==> flow/design.v <==
`timescale 1ns / 1ns
module alu_top(clk, a, b, s, result, zero);
input clk;
input [15:0] a, b;
input [3:0] s;
output reg [15:0] result;
output reg zero;
reg [15:0] a_q, b_q;
reg [3:0] s_q;
wire [15:0] alu_result;
wire alu_zero;
always @(posedge clk) begin
    a_q <= a;
    b_q <= b;
    s_q <= s;
    result <= alu_result;
    zero <= alu_zero;
end
alu u_alu(.a(a_q), .b(b_q), .s(s_q), .result(alu_result), .zero_detection(alu_zero));
endmodule

`timescale 1ns / 1ns
module three_to_one_mux(d0,d1,d2,s,y);
input [15:0] d0, d1, d2;
input [1:0] s;
output [15:0] y;
reg [15:0] y;
always@(d0 or d1 or d2 or s)
begin
case(s)
      2'b00  : y = d0;
      2'b01  : y = d1;
      2'b10  : y = d2;
      default : y = d0; 
endcase
end
endmodule
module rotate_right(n, value, result);
	input [15:0] n, value;
	output reg [15:0] result;
	reg [15:0] temp, temp2;
	always@(*)
	begin
		temp = 16'd0;
		temp2 = 16'd0;
		case(n[3:0])
			0:
				begin
				result = value;
				end
			1:
				begin
				temp = { {15 - 1 + 1{1'b0}}, value[1 - 1: 0] };
				temp2 = value >> 1;
				result = {temp[1 - 1: 0] , temp2[15 - 1: 0]};
				end
			2:
				begin
				temp = { {15 - 2 + 1{1'b0}}, value[2 - 1: 0] };
				temp2 = value >> 2;
				result = {temp[2 - 1: 0] , temp2[15 - 2: 0]};
				end
			3:
				begin
				temp = { {15 - 3 + 1{1'b0}}, value[3 - 1: 0] };
				temp2 = value >> 3;
				result = {temp[3 - 1: 0] , temp2[15 - 3: 0]};
				end
			4:
				begin
				temp = { {15 - 4 + 1{1'b0}}, value[4 - 1: 0] };
				temp2 = value >> 4;
				result = {temp[4 - 1: 0] , temp2[15 - 4: 0]};
				end
			5:
				begin
				temp = { {15 - 5 + 1{1'b0}}, value[5 - 1: 0] };
				temp2 = value >> 5;
				result = {temp[5 - 1: 0] , temp2[15 - 5: 0]};
				end
			6:
				begin
				temp = { {15 - 6 + 1{1'b0}}, value[6 - 1: 0] };
				temp2 = value >> 6;
				result = {temp[6 - 1: 0] , temp2[15 - 6: 0]};
				end
			7:
				begin
				temp = { {15 - 7 + 1{1'b0}}, value[7 - 1: 0] };
				temp2 = value >> 7;
				result = {temp[7 - 1: 0] , temp2[15 - 7: 0]};
				end
			8:
				begin
				temp = { {15 - 8 + 1{1'b0}}, value[8 - 1: 0] };
				temp2 = value >> 8;
				result = {temp[8 - 1: 0] , temp2[15 - 8: 0]};
				end
			9:
				begin
				temp = { {15 - 9 + 1{1'b0}}, value[9 - 1: 0] };
				temp2 = value >> 9;
				result = {temp[9 - 1: 0] , temp2[15 - 9: 0]};
				end
			10:
				begin
				temp = { {15 - 10 + 1{1'b0}}, value[10 - 1: 0] };
				temp2 = value >> 10;
				result = {temp[10 - 1: 0] , temp2[15 - 10: 0]};
				end
			11:
				begin
				temp = { {15 - 11 + 1{1'b0}}, value[11 - 1: 0] };
				temp2 = value >> 11;
				result = {temp[11 - 1: 0] , temp2[15 - 11: 0]};
				end
			12:
				begin
				temp = { {15 - 12 + 1{1'b0}}, value[12 - 1: 0] };
				temp2 = value >> 12;
				result = {temp[12 - 1: 0] , temp2[15 - 12: 0]};
				end
			13:
				begin
				temp = { {15 - 13 + 1{1'b0}}, value[13 - 1: 0] };
				temp2 = value >> 13;
				result = {temp[13 - 1: 0] , temp2[15 - 13: 0]};
				end
			14:
				begin
				temp = { {15 - 14 + 1{1'b0}}, value[14 - 1: 0] };
				temp2 = value >> 14;
				result = {temp[14 - 1: 0] , temp2[15 - 14: 0]};
				end
			15:
				begin
				temp = { {15 - 15 + 1{1'b0}}, value[15 - 1: 0] };
				temp2 = value >> 15;
				result = {temp[15 - 1: 0] , temp2[15 - 15: 0]};
				end
		endcase
	end
endmodule
module rotate_left(n, value, result);
	input [15:0] n, value;
	output reg [15:0] result;
	reg [15:0] temp, temp2;
	always@(*)
	begin
		temp = 16'd0;
		temp2 = 16'd0;
		case(n[3:0])
			0:
				begin
				result = value;
				end
			1:
				begin
				temp = { {15 - 1 + 1{1'b0}}, value[15:15 - 1 + 1] };
				temp2 = value << 1;
				result = {temp2[15:1] , temp[1 - 1:0]};
				end
			2:
				begin
				temp = { {15 - 2 + 1{1'b0}}, value[15:15 - 2 + 1] };
				temp2 = value << 2;
				result = {temp2[15:2] , temp[2 - 1:0]};
				end
			3:
				begin
				temp = { {15 - 3 + 1{1'b0}}, value[15:15 - 3 + 1] };
				temp2 = value << 3;
				result = {temp2[15:3] , temp[3 - 1:0]};
				end
			4:
				begin
				temp = { {15 - 4 + 1{1'b0}}, value[15:15 - 4 + 1] };
				temp2 = value << 4;
				result = {temp2[15:4] , temp[4 - 1:0]};
				end
			5:
				begin
				temp = { {15 - 5 + 1{1'b0}}, value[15:15 - 5 + 1] };
				temp2 = value << 5;
				result = {temp2[15:5] , temp[5 - 1:0]};
				end
			6:
				begin
				temp = { {15 - 6 + 1{1'b0}}, value[15:15 - 6 + 1] };
				temp2 = value << 6;
				result = {temp2[15:6] , temp[6 - 1:0]};
				end
			7:
				begin
				temp = { {15 - 7 + 1{1'b0}}, value[15:15 - 7 + 1] };
				temp2 = value << 7;
				result = {temp2[15:7] , temp[7 - 1:0]};
				end
			8:
				begin
				temp = { {15 - 8 + 1{1'b0}}, value[15:15 - 8 + 1] };
				temp2 = value << 8;
				result = {temp2[15:8] , temp[8 - 1:0]};
				end
			9:
				begin
				temp = { {15 - 9 + 1{1'b0}}, value[15:15 - 9 + 1] };
				temp2 = value << 9;
				result = {temp2[15:9] , temp[9 - 1:0]};
				end
			10:
				begin
				temp = { {15 - 10 + 1{1'b0}}, value[15:15 - 10 + 1] };
				temp2 = value << 10;
				result = {temp2[15:10] , temp[10 - 1:0]};
				end
			11:
				begin
				temp = { {15 - 11 + 1{1'b0}}, value[15:15 - 11 + 1] };
				temp2 = value << 11;
				result = {temp2[15:11] , temp[11 - 1:0]};
				end
			12:
				begin
				temp = { {15 - 12 + 1{1'b0}}, value[15:15 - 12 + 1] };
				temp2 = value << 12;
				result = {temp2[15:12] , temp[12 - 1:0]};
				end
			13:
				begin
				temp = { {15 - 13 + 1{1'b0}}, value[15:15 - 13 + 1] };
				temp2 = value << 13;
				result = {temp2[15:13] , temp[13 - 1:0]};
				end
			14:
				begin
				temp = { {15 - 14 + 1{1'b0}}, value[15:15 - 14 + 1] };
				temp2 = value << 14;
				result = {temp2[15:14] , temp[14 - 1:0]};
				end
			15:
				begin
				temp = { {15 - 15 + 1{1'b0}}, value[15:15 - 15 + 1] };
				temp2 = value << 15;
				result = {temp2[15:15] , temp[15 - 1:0]};
				end
		endcase
	end
endmodule
`timescale 1ns / 1ns
module alu(a,b,s,result,zero_detection);
input [15:0] a, b;
input [3:0] s;
output [15:0] result;
output reg zero_detection;
wire [15:0] rol_result, ror_result;
reg [15:0] other_result;
reg [1:0] mux_select;
wire [15:0] temp_result;
rotate_left rl1(.n(a), .value(b), .result(rol_result));
rotate_right rr1(.n(a), .value(b), .result(ror_result));
three_to_one_mux mux_1(.d0(rol_result),.d1(ror_result),.d2(other_result),.s(mux_select),.y(temp_result));
always@(*)
begin
 other_result = 16'd0;
 mux_select = 2'h2;
 case(s)
      4'b1111: begin other_result = a + b; mux_select = 3'h2;end   
      4'b1110: begin other_result = a - b; mux_select = 3'h2;end  
      4'b1101: begin other_result = a & b; mux_select = 3'h2;end 
      4'b1100: begin other_result = a | b; mux_select = 3'h2;end 
      4'b0001: begin other_result = a * b; mux_select = 3'h2;end
      4'b1100: begin other_result = a / b; mux_select = 3'h2;end
      4'b1010: begin other_result = a<<b; mux_select = 3'h2;end
      4'b1011: begin other_result = a>>b; mux_select = 3'h2;end
      4'b1000:    begin 
                  if (a < b) 
                        begin 
                              other_result = 16'd1; 
                              mux_select = 3'h2; 
                        end
                  else
                        begin
                              other_result = 0;
                              mux_select = 3'h2; 
                        end
                  end 
      4'b1001:    begin 
                  if(a > b) 
                        begin
                              other_result = 16'd1; 
                              mux_select = 3'h2;
                        end
                  else
                        begin
                              other_result = 0;
                              mux_select = 3'h2; 
                        end
                  end
      4'b1001: begin mux_select = 3'h0;end
      4'b1010: begin mux_select = 3'h1; end
      default: ;
endcase      
end 
always@(*)
begin
if(result == 0)
      zero_detection = 1;
else
      zero_detection = 0;
end 
assign result = temp_result;
endmodule
# Tool chain data of alu_top
# What the tools print for alu_top, step after step.
# Lines are those of the file above, counted from 1.
# Operators carry their Yosys type and port widths (W data, S select, Z words).
# Library cell names are shortened.
# The mark n/a stands for no value.
# design
design,alu_top
clock,clk
library,sky130hd
lib_corner,tt_025C_1v80

# Word-level counts
# Yosys after proc, flatten, opt, wreduce and memory -nomap, before mapping. Enables and synchronous resets that opt folds into registers are not counted as muxes. Memory bits, and registers merged into a memory's read port (data or address), are not among the register bits. Print and check cells are not counted. Equal cells are merged and count once.
# word_totals
regBits,53
latch_bits,0
ram_bits,0
mem_bits_ro,0
clocked_rd_ports_x_width,0
n_memories,0
out_inout_bits,17
elab_cells,28
# classes
addsub,2
n_mul,1
div,0
n_cmp,2
eq_ne,9
n_shift,2
muxes,4
n_logic,2
n_reduce_logical,1
# ops
operator,count
$mul A16 B16 Y16,1
$pmux W16 S9,1
$eq A4 B4 Y1 const B,8
$add A16 B16 Y16,1
$sub A16 B16 Y16,1
$gt A16 B16 Y1,1
$lt A16 B16 Y1,1
$and A16 B16 Y16,1
$or A16 B16 Y16,1
$shl A16 B16 Y16,1
$shr A16 B16 Y16,1
$logic_not A16 Y1,1
$eq A4 B1 Y1 const B,1
$mux W1,3

# Longest topological paths
# Yosys ltp: most cells in a row. Word level: on the elaborated netlist, between registers, memories and ports. Mapped: between sequential cells and ports; inverters and the memories' decode and read muxes count.
# logic_depth
ltp_word,5
abc_area,0
depth_mapped,26
mapped_depth_nobuf,23

# Mapped cells and area
# Source: synth_stat.txt of the flow (Yosys; design flattened, memories mapped). It holds for the ABC_AREA given above (unset counts as 0); a run with the other value may have another netlist.
# The area totals of this step are shown rounded.
# synth_totals
stdcells,1092
synth_area_um2,8812
seq_area_um2,1061
flip_flops,53
buf_cells,63
# types
type,count,type_area_um2
fa_1,81,1.62E+03
ha_1,99,1.24E+03
dfxtp_1,53,1.06E+03
inv_1,155,581.808
nor2_1,119,446.678
nand2_1,111,416.65
xnor2_1,34,297.786
a21oi_1,59,295.283
mux4_2,13,292.781
o21ai_0,37,185.178
clkbuf_1,47,176.419
mux2i_1,16,160.154
xor2_1,15,131.376
nor3_1,19,95.091
or4_1,12,90.086
o221ai_1,9,78.826
nand3_1,15,75.072
a221oi_1,8,70.067
# Not listed: further types 59, cells in them 190.
# By module: a second synthesis without flattening, with its own total; a netlist apart from the flattened one above.
# unflattened
hier_cells,1892
area_unflattened_um2,13620
# Rows give one instance, submodules left out.
# modules
module,n_inst,n_cells,mod_area_um2,mod_seq_area_um2
alu,1,1003,7355,0.0
rotate_left,1,393,2481,0.0
rotate_right,1,384,2303,0.0
alu_top,1,53,1061,1061
three_to_one_mux,1,59,419.2,0.0

# Path before layout
# Source: OpenSTA report_checks on the synthesized netlist (no wires, ideal clock, input and output delay 20% of the period each), path of least setup slack; recovery checks are left aside. Register names are those of the netlist, which keeps one name where synthesis merged equal registers.
# synth_path
kind,register to register
startpoint,register b_q[1]
endpoint,register zero
period_ns,8.0
setup_time_ns,0.065
launch_ns,0.000
arrival_time_ns,6.841
setup_slack_ns,1.095
path_delay_ns,6.906
driving_pins,26
period_less_setup_slack_ns,6.905
# "path_delay_ns" is the arrival time less input delay plus setup time.
# "driving_pins": output pins that drive a net of the path, with the launching flip-flop's if there is one; two outputs of one cell count as two.
# "period_less_setup_slack_ns" is the clock period less the worst setup slack; recovery checks do not enter. This is arithmetic on one report: input and output delays are still those of the set period (20% each).
# Between the ends stands the longest chain of elaborated cells between them, by number of cells; it is not shown to be the way that was timed. Of several equally long chains one is given.
# A line is the first line of the expression or statement that the cell stems from. Yosys adds cells for indexed reads and writes and turns some case tables into memories.
# synth_via
cell_sequence,dfxtp_1 -> buf_2 -> buf_1 -> buf_1 -> clkbuf_1 -> nand2_1 -> fa_1 -> fa_1 -> inv_1 -> ha_1 -> fa_1 -> ha_1 -> inv_1 -> fa_1 -> inv_1 -> ha_1 -> and2_1 -> o21ai_0 -> nand2_1 -> o41ai_1 -> xor2_1 -> o211ai_1 -> or4_1 -> or4_1 -> or4_1 -> nor2_1
elab_chain_len,5
# synth_lines
element,line,rtl
from (decl),8,"reg [15:0] a_q, b_q;"
from (assign),14,b_q <= b;
$gt A16 B16 Y1,289,if(a > b)
$mux W1,289,
$pmux W16 S9,267,case(s)
$logic_not A16 Y1,307,if(result == 0)
$mux W1,307,
to (assign),17,zero <= alu_zero;
to (decl),7,output reg zero;

# Path in the finished layout
# Path of least setup slack in the final report of entry B (OpenROAD, finished layout, wires in). Where an end is a register, its clock arrival counts in the times.
# layout_path
kind,register to register
startpoint,register b_q[3]
endpoint,register zero
period_ns,11.2
setup_time_ns,0.06
launch_ns,0.33
arrival_time_ns,7.66
setup_slack_ns,3.80
driving_pins,22
# Between the ends stands the longest chain of elaborated cells between them, by number of cells; it is not shown to be the way that was timed. Of several equally long chains one is given.
# layout_via
cell_sequence,dfxtp_1 -> buf_4 -> clkinv_1 -> nor2_1 -> fa_1 -> fa_1 -> ha_1 -> fa_1 -> inv_1 -> fa_1 -> fa_1 -> inv_1 -> ha_1 -> o2111ai_1 -> nand2_1 -> o41ai_1 -> xor2_1 -> o211ai_1 -> or4_1 -> or4_1 -> or4_1 -> nor2_1
elab_chain_len,5
# layout_lines
element,line,rtl
from (decl),8,"reg [15:0] a_q, b_q;"
from (assign),14,b_q <= b;
$gt A16 B16 Y1,289,if(a > b)
$mux W1,289,
$pmux W16 S9,267,case(s)
$logic_not A16 Y1,307,if(result == 0)
$mux W1,307,
to (assign),17,zero <= alu_zero;
to (decl),7,output reg zero;

# Flow measurements of alu_top on sky130hd: 4 stored runs with different settings, listed in no order. Input and output delays are each 20% of the period that was set; the output load is 0.01 pF.
# "achievedPeriod_ns" means the clock period less the worst setup slack. The figure is calculated, with input and output delays left at 20% of the set period.
# "worst_path_allowed_less_slack_ns" is the time allowed to the run's worst setup path (the clock period less input and output delay, where it has them) less its slack. Clock arrival times count: a late capture clock shortens it, a late launch clock lengthens it.
# By "design_power_uw" is meant OpenSTA's value without simulated activity: inputs other than the clock are taken to toggle once in ten clock periods, and the tool carries that through the logic.
# Results are given in rounded form.
# A setting shown as . is not set for that run.
# A result given as . is not shown for that run.
item,entry A,entry B,entry C,entry D
ABC_AREA,1,.,.,.
CAP_MARGIN,35,20,20,20
CELL_PAD_IN_SITES_GLOBAL_PLACEMENT,3,.,.,2
CORE_ASPECT_RATIO,1.31,.,1.92,.
CTS_CLUSTER_DIAMETER,269,56,.,33
CTS_CLUSTER_SIZE,84,.,65,.
GPL_TIMING_DRIVEN,0,.,0,.
PLACE_DENSITY,0.5,.,0.69,.
SETUP_SLACK_MARGIN,2.32,3.09,.,1.66
SLEW_MARGIN,10,20,20,20
period_ns,8.0,11.2,8.0,12.6
CORE_MARGIN,2,2,2,2
CORE_UTILIZATION,40,36,40,61
CELL_PAD_IN_SITES_DETAIL_PLACEMENT,.,1,.,2
MAX_ROUTING_LAYER,.,met4,met4,.
PLACE_DENSITY_LB_ADDON,.,0.22,.,0.29
TNS_END_PERCENT,.,20,.,70
HOLD_SLACK_MARGIN,.,.,-0.08,.
MIN_ROUTING_LAYER,.,.,met2,met2
GPL_ROUTABILITY_DRIVEN,.,.,.,1
die_area_um2,.,25750,23300,.
post_synth_area_um2,.,8812,8812,.
worst_path_allowed_less_slack_ns,.,7.40,7.78,.
worst_setup_path_type,.,register to register,register to register,.
tns_ns,.,0.000,0.000,.
worstSetupSlack_ns,.,3.803,0.217,.
final_hold_ws_ns,.,0.761,0.759,.
cell_area_final_um2,.,9753,9899,.
fin_util_pct,.,40.3,45.5,.
achievedPeriod_ns,.,7.397,7.783,.
design_power_uw,.,1736,2602,.
# Entry A: stopped before the end: placement reported GPL-0301
# Entry D: stopped before the end: placement reported FLW-0024
